==> flow/design.v <==
module bit32_2to1mux(out,sel,in1,in2);
input [31:0] in1,in2;
output [31:0] out;
input sel;
assign out = sel ? in2 : in1;
endmodule
module bit32AND (out,in1,in2);
input [31:0] in1,in2;
output [31:0] out;
assign {out}=in1 &in2;
endmodule
module bit32OR (out,in1,in2);
input [31:0] in1,in2;
output [31:0] out;
assign {out}=in1 | in2;
endmodule
module FA_dataflow (Cout, Sum,In1,In2,Cin);
input[31:0] In1,In2;
input Cin;
output Cout;
output[31:0] Sum;
assign {Cout,Sum}=In1+In2+Cin;
endmodule
module bit32_3to1_mux(out,sel,in1,in2,in3);
    input [31:0] in1, in2, in3;
    output [31:0] out;
    input [1:0] sel;
    wire[31:0] out1;
    bit32_2to1mux mux1(out1,sel[0],in1,in2);
    bit32_2to1mux mux2(out,sel[1],out1,in3);
endmodule
module ALU(in1, in2,binvert,carryin,op,result,carryout);
    input [31:0] in1,in2;
    output [31:0] result;
    input [1:0] op;
    input carryin;
    input binvert;
    output carryout;
    wire [31:0] andresult,orresult,sum,
    binvertresult;
    wire[31:0] b_inv;
    assign b_inv = ~in2;    
    bit32_2to1mux mux1(binvertresult,
    binvert,in2,b_inv);
    bit32AND ander(andresult,in1,binvertresult);
    bit32OR orer(orresult,in1,binvertresult);
    FA_dataflow adde(carryout,sum,in1,binvertresult,
    carryin);
    bit32_3to1_mux mux2(result,op,andresult,
    orresult,sum);
endmodule
module alu_control(o0,o1,o2,op, ALUOp1, ALUOp0);
    output o0,o1,o2;
    input [5:0] op;
    input ALUOp1, ALUOp0;
    assign o2 = ALUOp0 | (ALUOp1 & op[1]);
    assign o1 = (~ALUOp1) | (~op[2]);
    assign o0 = ALUOp1 & (op[3] | op[0]);
endmodule
module ANDarray (RegDst,ALUSrc, MemtoReg, RegWrite, MemRead, MemWrite,Branch,ALUOp0,ALUOp1,Op);
input [5:0] Op;
output RegDst,ALUSrc,MemtoReg, RegWrite, MemRead, MemWrite,Branch,ALUOp0,ALUOp1;
wire Rformat, lw,sw,beq,addi;
assign Rformat= (~Op[0])& (~Op[1])& (~Op[2])& (~Op[3])& (~Op[4])& (~Op[5]);
assign lw = (Op[5]) & (~Op[4]) & (~Op[3]) & (~Op[2]) & (Op[1]) & (Op[0]);
assign sw = (Op[5]) & (~Op[4]) & (Op[3]) & (~Op[2]) & (Op[1]) & (Op[0]);
assign beq = (~Op[5]) & (~Op[4]) & (~Op[3]) & (Op[2]) & (~Op[1]) & (~Op[0]);
assign addi = (~Op[5]) & (~Op[4]) & (Op[3]) & (~Op[2]) & (~Op[1]) & (~Op[0]);
assign RegDst=Rformat;
assign ALUSrc = lw | sw | addi;
assign MemtoReg = lw;
assign RegWrite = Rformat | lw | addi;
assign MemRead = lw;
assign MemWrite = sw;
assign Branch = beq;
assign ALUOp1 = Rformat;
assign ALUOp0 = beq;
endmodule
module sign_extender(outp, inp);
output[31:0] outp;
input[15:0] inp;
assign outp = (inp[15]==1)? {16'hFFFF,inp} : {16'h0000,inp};
endmodule
module RegFile32(clk,reset,ReadReg1,ReadReg2,WriteData,WriteReg,RegWrite,ReadData1,ReadData2); 
input clk, reset, RegWrite;
input[31:0] WriteData;
output[31:0] ReadData1, ReadData2;
input[4:0] ReadReg1, ReadReg2, WriteReg;
reg[1023:0] registers;
always @ (posedge clk or negedge reset)
begin
if (!reset)
registers <= 1024'b00;
else if (RegWrite)
registers[WriteReg*32 +: 32] <= WriteData;
end
assign ReadData1 = registers[ReadReg1*32 +: 32];
assign ReadData2 = registers[ReadReg2*32 +: 32];
endmodule
module data_memory(clk,Address,WriteData,MemWrite,ReadData); 
input clk, MemWrite;
input[31:0] WriteData;
output[31:0] ReadData;
input[4:0] Address;
reg[1023:0] registers;
always @ (posedge clk)
begin
if (MemWrite)
registers[Address*32 +: 32] <= WriteData;
end
assign ReadData = registers[Address*32 +: 32];
endmodule
module SCDDataPath(ALUout, instr, reset, clk);
output[31:0] ALUout;
input clk, reset;
input[31:0] instr;
wire[31:0] ReadMemData,in1,in2,aluresult,signextended,instruction, ReadData1, ReadData2, WriteData;
wire RegDst, ALUSrc, MemtoReg, RegWrite, MemRead, MemWrite, Branch, ALUOp0, ALUOp1, ALUOp2;
wire o0, o1, o2, carryout;
wire[4:0] WriteReg;
assign instruction = instr;
ANDarray control_unit(RegDst,ALUSrc, MemtoReg, RegWrite, MemRead, MemWrite,Branch,ALUOp0,ALUOp1,instruction[31:26]);
assign WriteReg = (RegDst==1)? instruction[15:11] : instruction[20:16];
RegFile32 register_file(clk,reset,instruction[25:21],instruction[20:16],WriteData,WriteReg,RegWrite,ReadData1,ReadData2);
sign_extender sign_extend(signextended, instruction[15:0]);
bit32_2to1mux alu_src_mux(in2,ALUSrc,ReadData2,signextended);
alu_control alu_con_instancce(o0,o1,o2,instruction[5:0], ALUOp1, ALUOp0);
ALU alu_instance(ReadData1,in2,o2,o2,{o1,o0},ALUout,carryout);
data_memory data_mem_instance(clk,ALUout[4:0],ReadData2,MemWrite,ReadMemData);
bit32_2to1mux data_mem_mux(WriteData,MemtoReg,ALUout,ReadMemData);
endmodule
======== From RTL to reports: SCDDataPath ========
What the tools print for SCDDataPath, step after step.
Lines are those of the file above, counted from 1.
Operators carry their Yosys type and port widths (W data, S select, Z words).
Cell names lack the library's common part.
The mark -- stands for no value.
design
  design top .............................. SCDDataPath
  clock input ............................. clk
  standard-cell library ................... sky130hd
  corner .................................. tt_025C_1v80

======== Word level ========
Yosys after proc, flatten, opt, wreduce and memory -nomap, before mapping. Enables and synchronous resets that opt folds into registers are not counted as muxes. Memory bits, and registers merged into a memory's read port (data or address), are not among the register bits. Print and check cells are not counted. Equal cells are merged and count once.
word-level totals
  flip-flop bits (word level) ............. 2048
  input port bits ......................... 34
  elaborated cells ........................ 69
cells by class
  add/subtract/negate cells ............... 4
  shift-type cells ........................ 7
  muxes and demuxes ....................... 7
  bitwise gates (word level) .............. 49
operators with widths
  kind                          count
  $shiftx A1024 B11 Y32         3
  $and A1024 B1024 Y1024        2
  $or A1024 B1024 Y1024         2
  $not A1024 Y1024              2
  $shift A32 B33 Y1024          2
  $shift A32 B33 Y1024 const A  2
  $mux W32                      6
  $neg A10 Y33                  2
  $add A32 B1 Y32               1
  $add A32 B32 Y32              1
  $and A32 B32 Y32              1
  $or A32 B32 Y32               1
  $not A32 Y32                  1
  $and A1 B1 Y1                 25
  $not A1 Y1                    8
  $or A1 B1 Y1                  7
  $mux W5                       1

======== Longest topological paths ========
Yosys ltp: most cells in a row. Word level: on the elaborated netlist, between registers, memories and ports. Mapped: between sequential cells and ports; inverters and the memories' decode and read muxes count.
depth
  depth after elaboration ................. 19
  ABC_AREA ................................ 0
  gate-level depth with buffers ........... 33
  mapped depth without buffers ............ 23

======== Mapped cells and area ========
The flow's flattened synthesis, as Yosys stat reports it; memories are mapped. The netlist is that of the ABC_AREA named above (0 if unset); the other value can give another one.
cells by type
  cell type  count  total area (µm²)
  edfxtp_1   1024   3.07E+04
  dfrtp_1    1024   2.56E+04
  mux4_2     876    1.97E+04
  mux2_2     1378   1.55E+04
  o21ai_0    578    2.89E+03
  nand2_1    724    2.72E+03
  clkbuf_1   537    2.02E+03
  mux2i_1    168    1.68E+03
  o221ai_1   131    1147.35
  a22oi_1    140    1.05E+03
  ha_1       69     863.328
  buf_2      152    760.73
  mux2_1     65     731.952
  nor2_1     127    476.707
  a211oi_1   61     457.939
  o211ai_1   52     390.374
  xnor2_1    42     367.853
  inv_1      89     334.07
Other cell types: 76; their cells: 581.
synthesis totals
  mapped cells ............................ 7818
  chip area (Yosys) ....................... 111587.0 µm²
  mapped flip-flops ....................... 2048
By module: a second synthesis without flattening, with its own total; a netlist apart from the flattened one above.
unflattened totals
  cell total of the unflattened synthesis .. 8811
  area (unflattened synthesis) ............ 113771.6 µm²
Rows give one instance, submodules left out.
modules
  module          instances  cells  area (µm²)
  RegFile32       1          4629   55687.2
  data_memory     1          3594   52576.7
  bit32_2to1mux   5          36     544.3
  FA_dataflow     1          259    1854.3
  sign_extender   1          32     240.2
  bit32AND        1          32     200.2
  bit32OR         1          32     200.2
  ALU             1          32     120.1
  ANDarray        1          13     96.3
  SCDDataPath     1          5      56.3
  alu_control     1          3      18.8
  bit32_3to1_mux  1          0      0.0

======== Worst setup path after synthesis ========
OpenSTA on the mapped netlist: ideal clock, no wires. The path of least setup slack (recovery checks aside). Input and output delay are each 20% of the period. Register names are those of the netlist, which keeps one name where synthesis merged equal registers.
path after synthesis
  path kind ............................... input -> register
  from .................................... in instr[30]
  to ...................................... reg data_mem_instance.registers[0]
  period .................................. 10.5 ns
  input delay ............................. 2.100 ns
  launch time at the first pin ............ 2.100 ns
  arrival time ............................ 98.170 ns
  data required time ...................... 5.584 ns
  setup slack ............................. -92.586 ns
  delay of the path ....................... 100.986 ns
  stages on the path ...................... 2
  buffers on the path ..................... 1
  period reached after synthesis .......... 103.086 ns
"delay of the path" is the arrival time less input delay plus setup time.
"stages on the path": output pins that drive a net of the path, with the launching flip-flop's if there is one; two outputs of one cell count as two.
"period reached after synthesis" = period - worst setup slack (recovery checks aside). The figure is calculated, with input and output delays left at 20% of the set period.
Between the ends stands the longest chain of elaborated cells between them, by number of cells; it is not shown to be the way that was timed. Of several equally long chains one is given.
A line is the first line of the expression or statement that the cell stems from. Yosys adds cells for indexed reads and writes and turns some case tables into memories.
Where a signal picks the word or bit written, the line may be left out of the assigning lines.
The path ends at the enable pin of a flip-flop; only ways to that pin are counted.
between the ends, after synthesis
  cells stage by stage .................... clkbuf_1 > nor4_1
  length of the longest elaborated chain .. 6
  elaborated cells on any way between the ends .. 6
ends and longest elaborated chain, after synthesis
  what                RTL line  RTL
  start: declaration  116       input[31:0] instr;
  $not A1 Y1          66        assign sw = (Op[5]) & (~Op[4]) & (Op[3]) & (~Op[2]) & (Op[1]) & (Op[0]);
  $and A1 B1 Y1 x5    66
  end: declaration    105       reg[1023:0] registers;

======== Timing after layout ========
From the final timing report of flow run B: the path of least setup slack in the routed layout; clock arrival at registers is part of the times.
path after layout
  path kind ............................... input -> output
  from .................................... in instr[16]
  to ...................................... out ALUout[27]
  period .................................. 5.81 ns
  input delay ............................. 1.16 ns
  external output delay ................... 1.16 ns
  launch time at the first pin ............ 1.16 ns
  arrival time ............................ 6.12 ns
  data required time ...................... 4.65 ns
  setup slack ............................. -1.48 ns
  stages on the path ...................... 24
  buffers on the path ..................... 8
Between the ends stands the longest chain of elaborated cells between them, by number of cells; it is not shown to be the way that was timed. Of several equally long chains one is given.
between the ends, after layout
  cells stage by stage .................... buf_16 > buf_16 > buf_12 > buf_4 > mux4_2 > mux4_2 > mux2_4 > mux2i_1 > xnor2_1 > ha_1 > inv_2 > o21bai_2 > a21o_1 > a221o_1 > a221oi_2 > o21ai_2 > a211oi_2 > buf_4 > o21a_4 > mux2i_1 > buf_4 > nor2_2 > buf_6 > buf_6
  length of the longest elaborated chain .. 7
  elaborated cells on any way between the ends .. 10
ends and longest elaborated chain, after layout
  what                   RTL line  RTL
  start: declaration     116       input[31:0] instr;
  $shiftx A1024 B11 Y32  98        assign ReadData2 = registers[ReadReg2*32 +: 32];
  $mux W32               5         assign out = sel ? in2 : in1;
  $not A32 Y32           42        assign b_inv = ~in2;
  $mux W32               5
  $add A32 B32 Y32       22        assign {Cout,Sum}=In1+In2+Cin;
  $add A32 B1 Y32        22
  $mux W32               5
  end: declaration       114       output[31:0] ALUout;

Hand-over note for SCDDataPath

Settings and measured results of 3 stored flow runs for module SCDDataPath (sky130hd), not sorted in any way. The constraints put input and output delay at 20% of the set period each and load the outputs with 0.01 pF.
"reached clock period" means the clock period less the worst setup slack. The figure is calculated, with input and output delays left at 20% of the set period.
"time on the worst setup path": the worst setup path's part of the clock period (all of it between registers, 20% less for each end at a port) less its slack. A launch clock that arrives late makes it longer, a capture clock that arrives late makes it shorter.
"total power of the final layout": no workload was simulated; the value follows from the tool's default switching activity.

======== flow run A ========
==> flow/run.sh <==
#!/bin/bash
# the make line also repeats the synthesis and layout settings of config.mk as NAME=value (left out here)
make -C /OpenROAD-flow-scripts/flow DESIGN_CONFIG=/design/flow/config.mk WORK_HOME=/design/flow/orfs CLKGATE_MAP_FILE= finish
==> flow/config.mk <==
export PLATFORM = sky130hd
export DESIGN_NAME = SCDDataPath
export DESIGN_NICKNAME = SCDDataPath
export VERILOG_FILES = /design/flow/design.v
export SDC_FILE = /design/flow/constraint.sdc
export NUM_CORES = 4
export LEC_CHECK = 0
export ABC_AREA = 1
export CAP_MARGIN = 20
export CORE_ASPECT_RATIO = 1.11
export CORE_MARGIN = 7
export CORE_UTILIZATION = 40
export GPL_ROUTABILITY_DRIVEN = 0
export GPL_TIMING_DRIVEN = 0
export MAX_ROUTING_LAYER = met5
export MIN_ROUTING_LAYER = met1
export PLACE_DENSITY_LB_ADDON = 0.25
export SLEW_MARGIN = 20
export TNS_END_PERCENT = 85
==> flow/constraint.sdc <==
create_clock -name core_clock -period 10.5 [get_ports {clk}]
set_input_delay 2.1000 -clock core_clock [delete_from_list [all_inputs] [get_ports {clk}]]
set_output_delay 2.1000 -clock core_clock [all_outputs]
set_load 0.01 [all_outputs]

-------- flow run A --------
  did not finish, routing stopped with GRT-0116

======== flow run B ========
==> flow/run.sh <==
#!/bin/bash
# the make line also repeats the synthesis and layout settings of config.mk as NAME=value (left out here)
make -C /OpenROAD-flow-scripts/flow DESIGN_CONFIG=/design/flow/config.mk WORK_HOME=/design/flow/orfs CLKGATE_MAP_FILE= finish
==> flow/config.mk <==
export PLATFORM = sky130hd
export DESIGN_NAME = SCDDataPath
export DESIGN_NICKNAME = SCDDataPath
export VERILOG_FILES = /design/flow/design.v
export SDC_FILE = /design/flow/constraint.sdc
export NUM_CORES = 4
export LEC_CHECK = 0
export ABC_AREA = 0
export CAP_MARGIN = 20
export CELL_PAD_IN_SITES_GLOBAL_PLACEMENT = 1
export CORE_MARGIN = 2
export CORE_UTILIZATION = 29
export GPL_TIMING_DRIVEN = 1
export MIN_ROUTING_LAYER = met1
export PLACE_DENSITY_LB_ADDON = 0.22
export SETUP_SLACK_MARGIN = 1.57
export SLEW_MARGIN = 0
==> flow/constraint.sdc <==
create_clock -name core_clock -period 5.81 [get_ports {clk}]
set_input_delay 1.1620 -clock core_clock [delete_from_list [all_inputs] [get_ports {clk}]]
set_output_delay 1.1620 -clock core_clock [all_outputs]
set_load 0.01 [all_outputs]

-------- measured, flow run B --------
  Yosys chip area after synthesis ......... 111587.0 µm²
  area inside the die boundary ............ 389763.0 µm²
  std-cell area (final layout) ............ 144063.0 µm²
  post-layout utilization ................. 37.7 %
  setup slack of the worst path ........... -1.476 ns
  setup TNS ............................... -141.337 ns
  total power of the final layout ......... 35.927 mW
  reached clock period .................... 7.286 ns
  time on the worst setup path ............ 4.96 ns
  critical path kind ...................... input -> output

======== flow run C ========
==> flow/run.sh <==
#!/bin/bash
# the make line also repeats the synthesis and layout settings of config.mk as NAME=value (left out here)
make -C /OpenROAD-flow-scripts/flow DESIGN_CONFIG=/design/flow/config.mk WORK_HOME=/design/flow/orfs CLKGATE_MAP_FILE= finish
==> flow/config.mk <==
export PLATFORM = sky130hd
export DESIGN_NAME = SCDDataPath
export DESIGN_NICKNAME = SCDDataPath
export VERILOG_FILES = /design/flow/design.v
export SDC_FILE = /design/flow/constraint.sdc
export NUM_CORES = 4
export LEC_CHECK = 0
export CAP_MARGIN = 0
export CORE_ASPECT_RATIO = 0.72
export CORE_MARGIN = 5
export CORE_UTILIZATION = 41
export GPL_TIMING_DRIVEN = 1
export HOLD_SLACK_MARGIN = 0.01
export MAX_ROUTING_LAYER = met4
export PLACE_DENSITY_LB_ADDON = 0.16
export SLEW_MARGIN = 20
==> flow/constraint.sdc <==
create_clock -name core_clock -period 13.4 [get_ports {clk}]
set_input_delay 2.6800 -clock core_clock [delete_from_list [all_inputs] [get_ports {clk}]]
set_output_delay 2.6800 -clock core_clock [all_outputs]
set_load 0.01 [all_outputs]

-------- measured, flow run C --------
  Yosys chip area after synthesis ......... 111587.0 µm²
  area inside the die boundary ............ 282837.0 µm²
  std-cell area (final layout) ............ 123114.0 µm²
  post-layout utilization ................. 45.5 %
  setup slack of the worst path ........... 1.220 ns
  setup TNS ............................... 0.000 ns
  total power of the final layout ......... 14.308 mW
  reached clock period .................... 12.180 ns
  time on the worst setup path ............ 6.82 ns
  critical path kind ...................... input -> output

End of note.
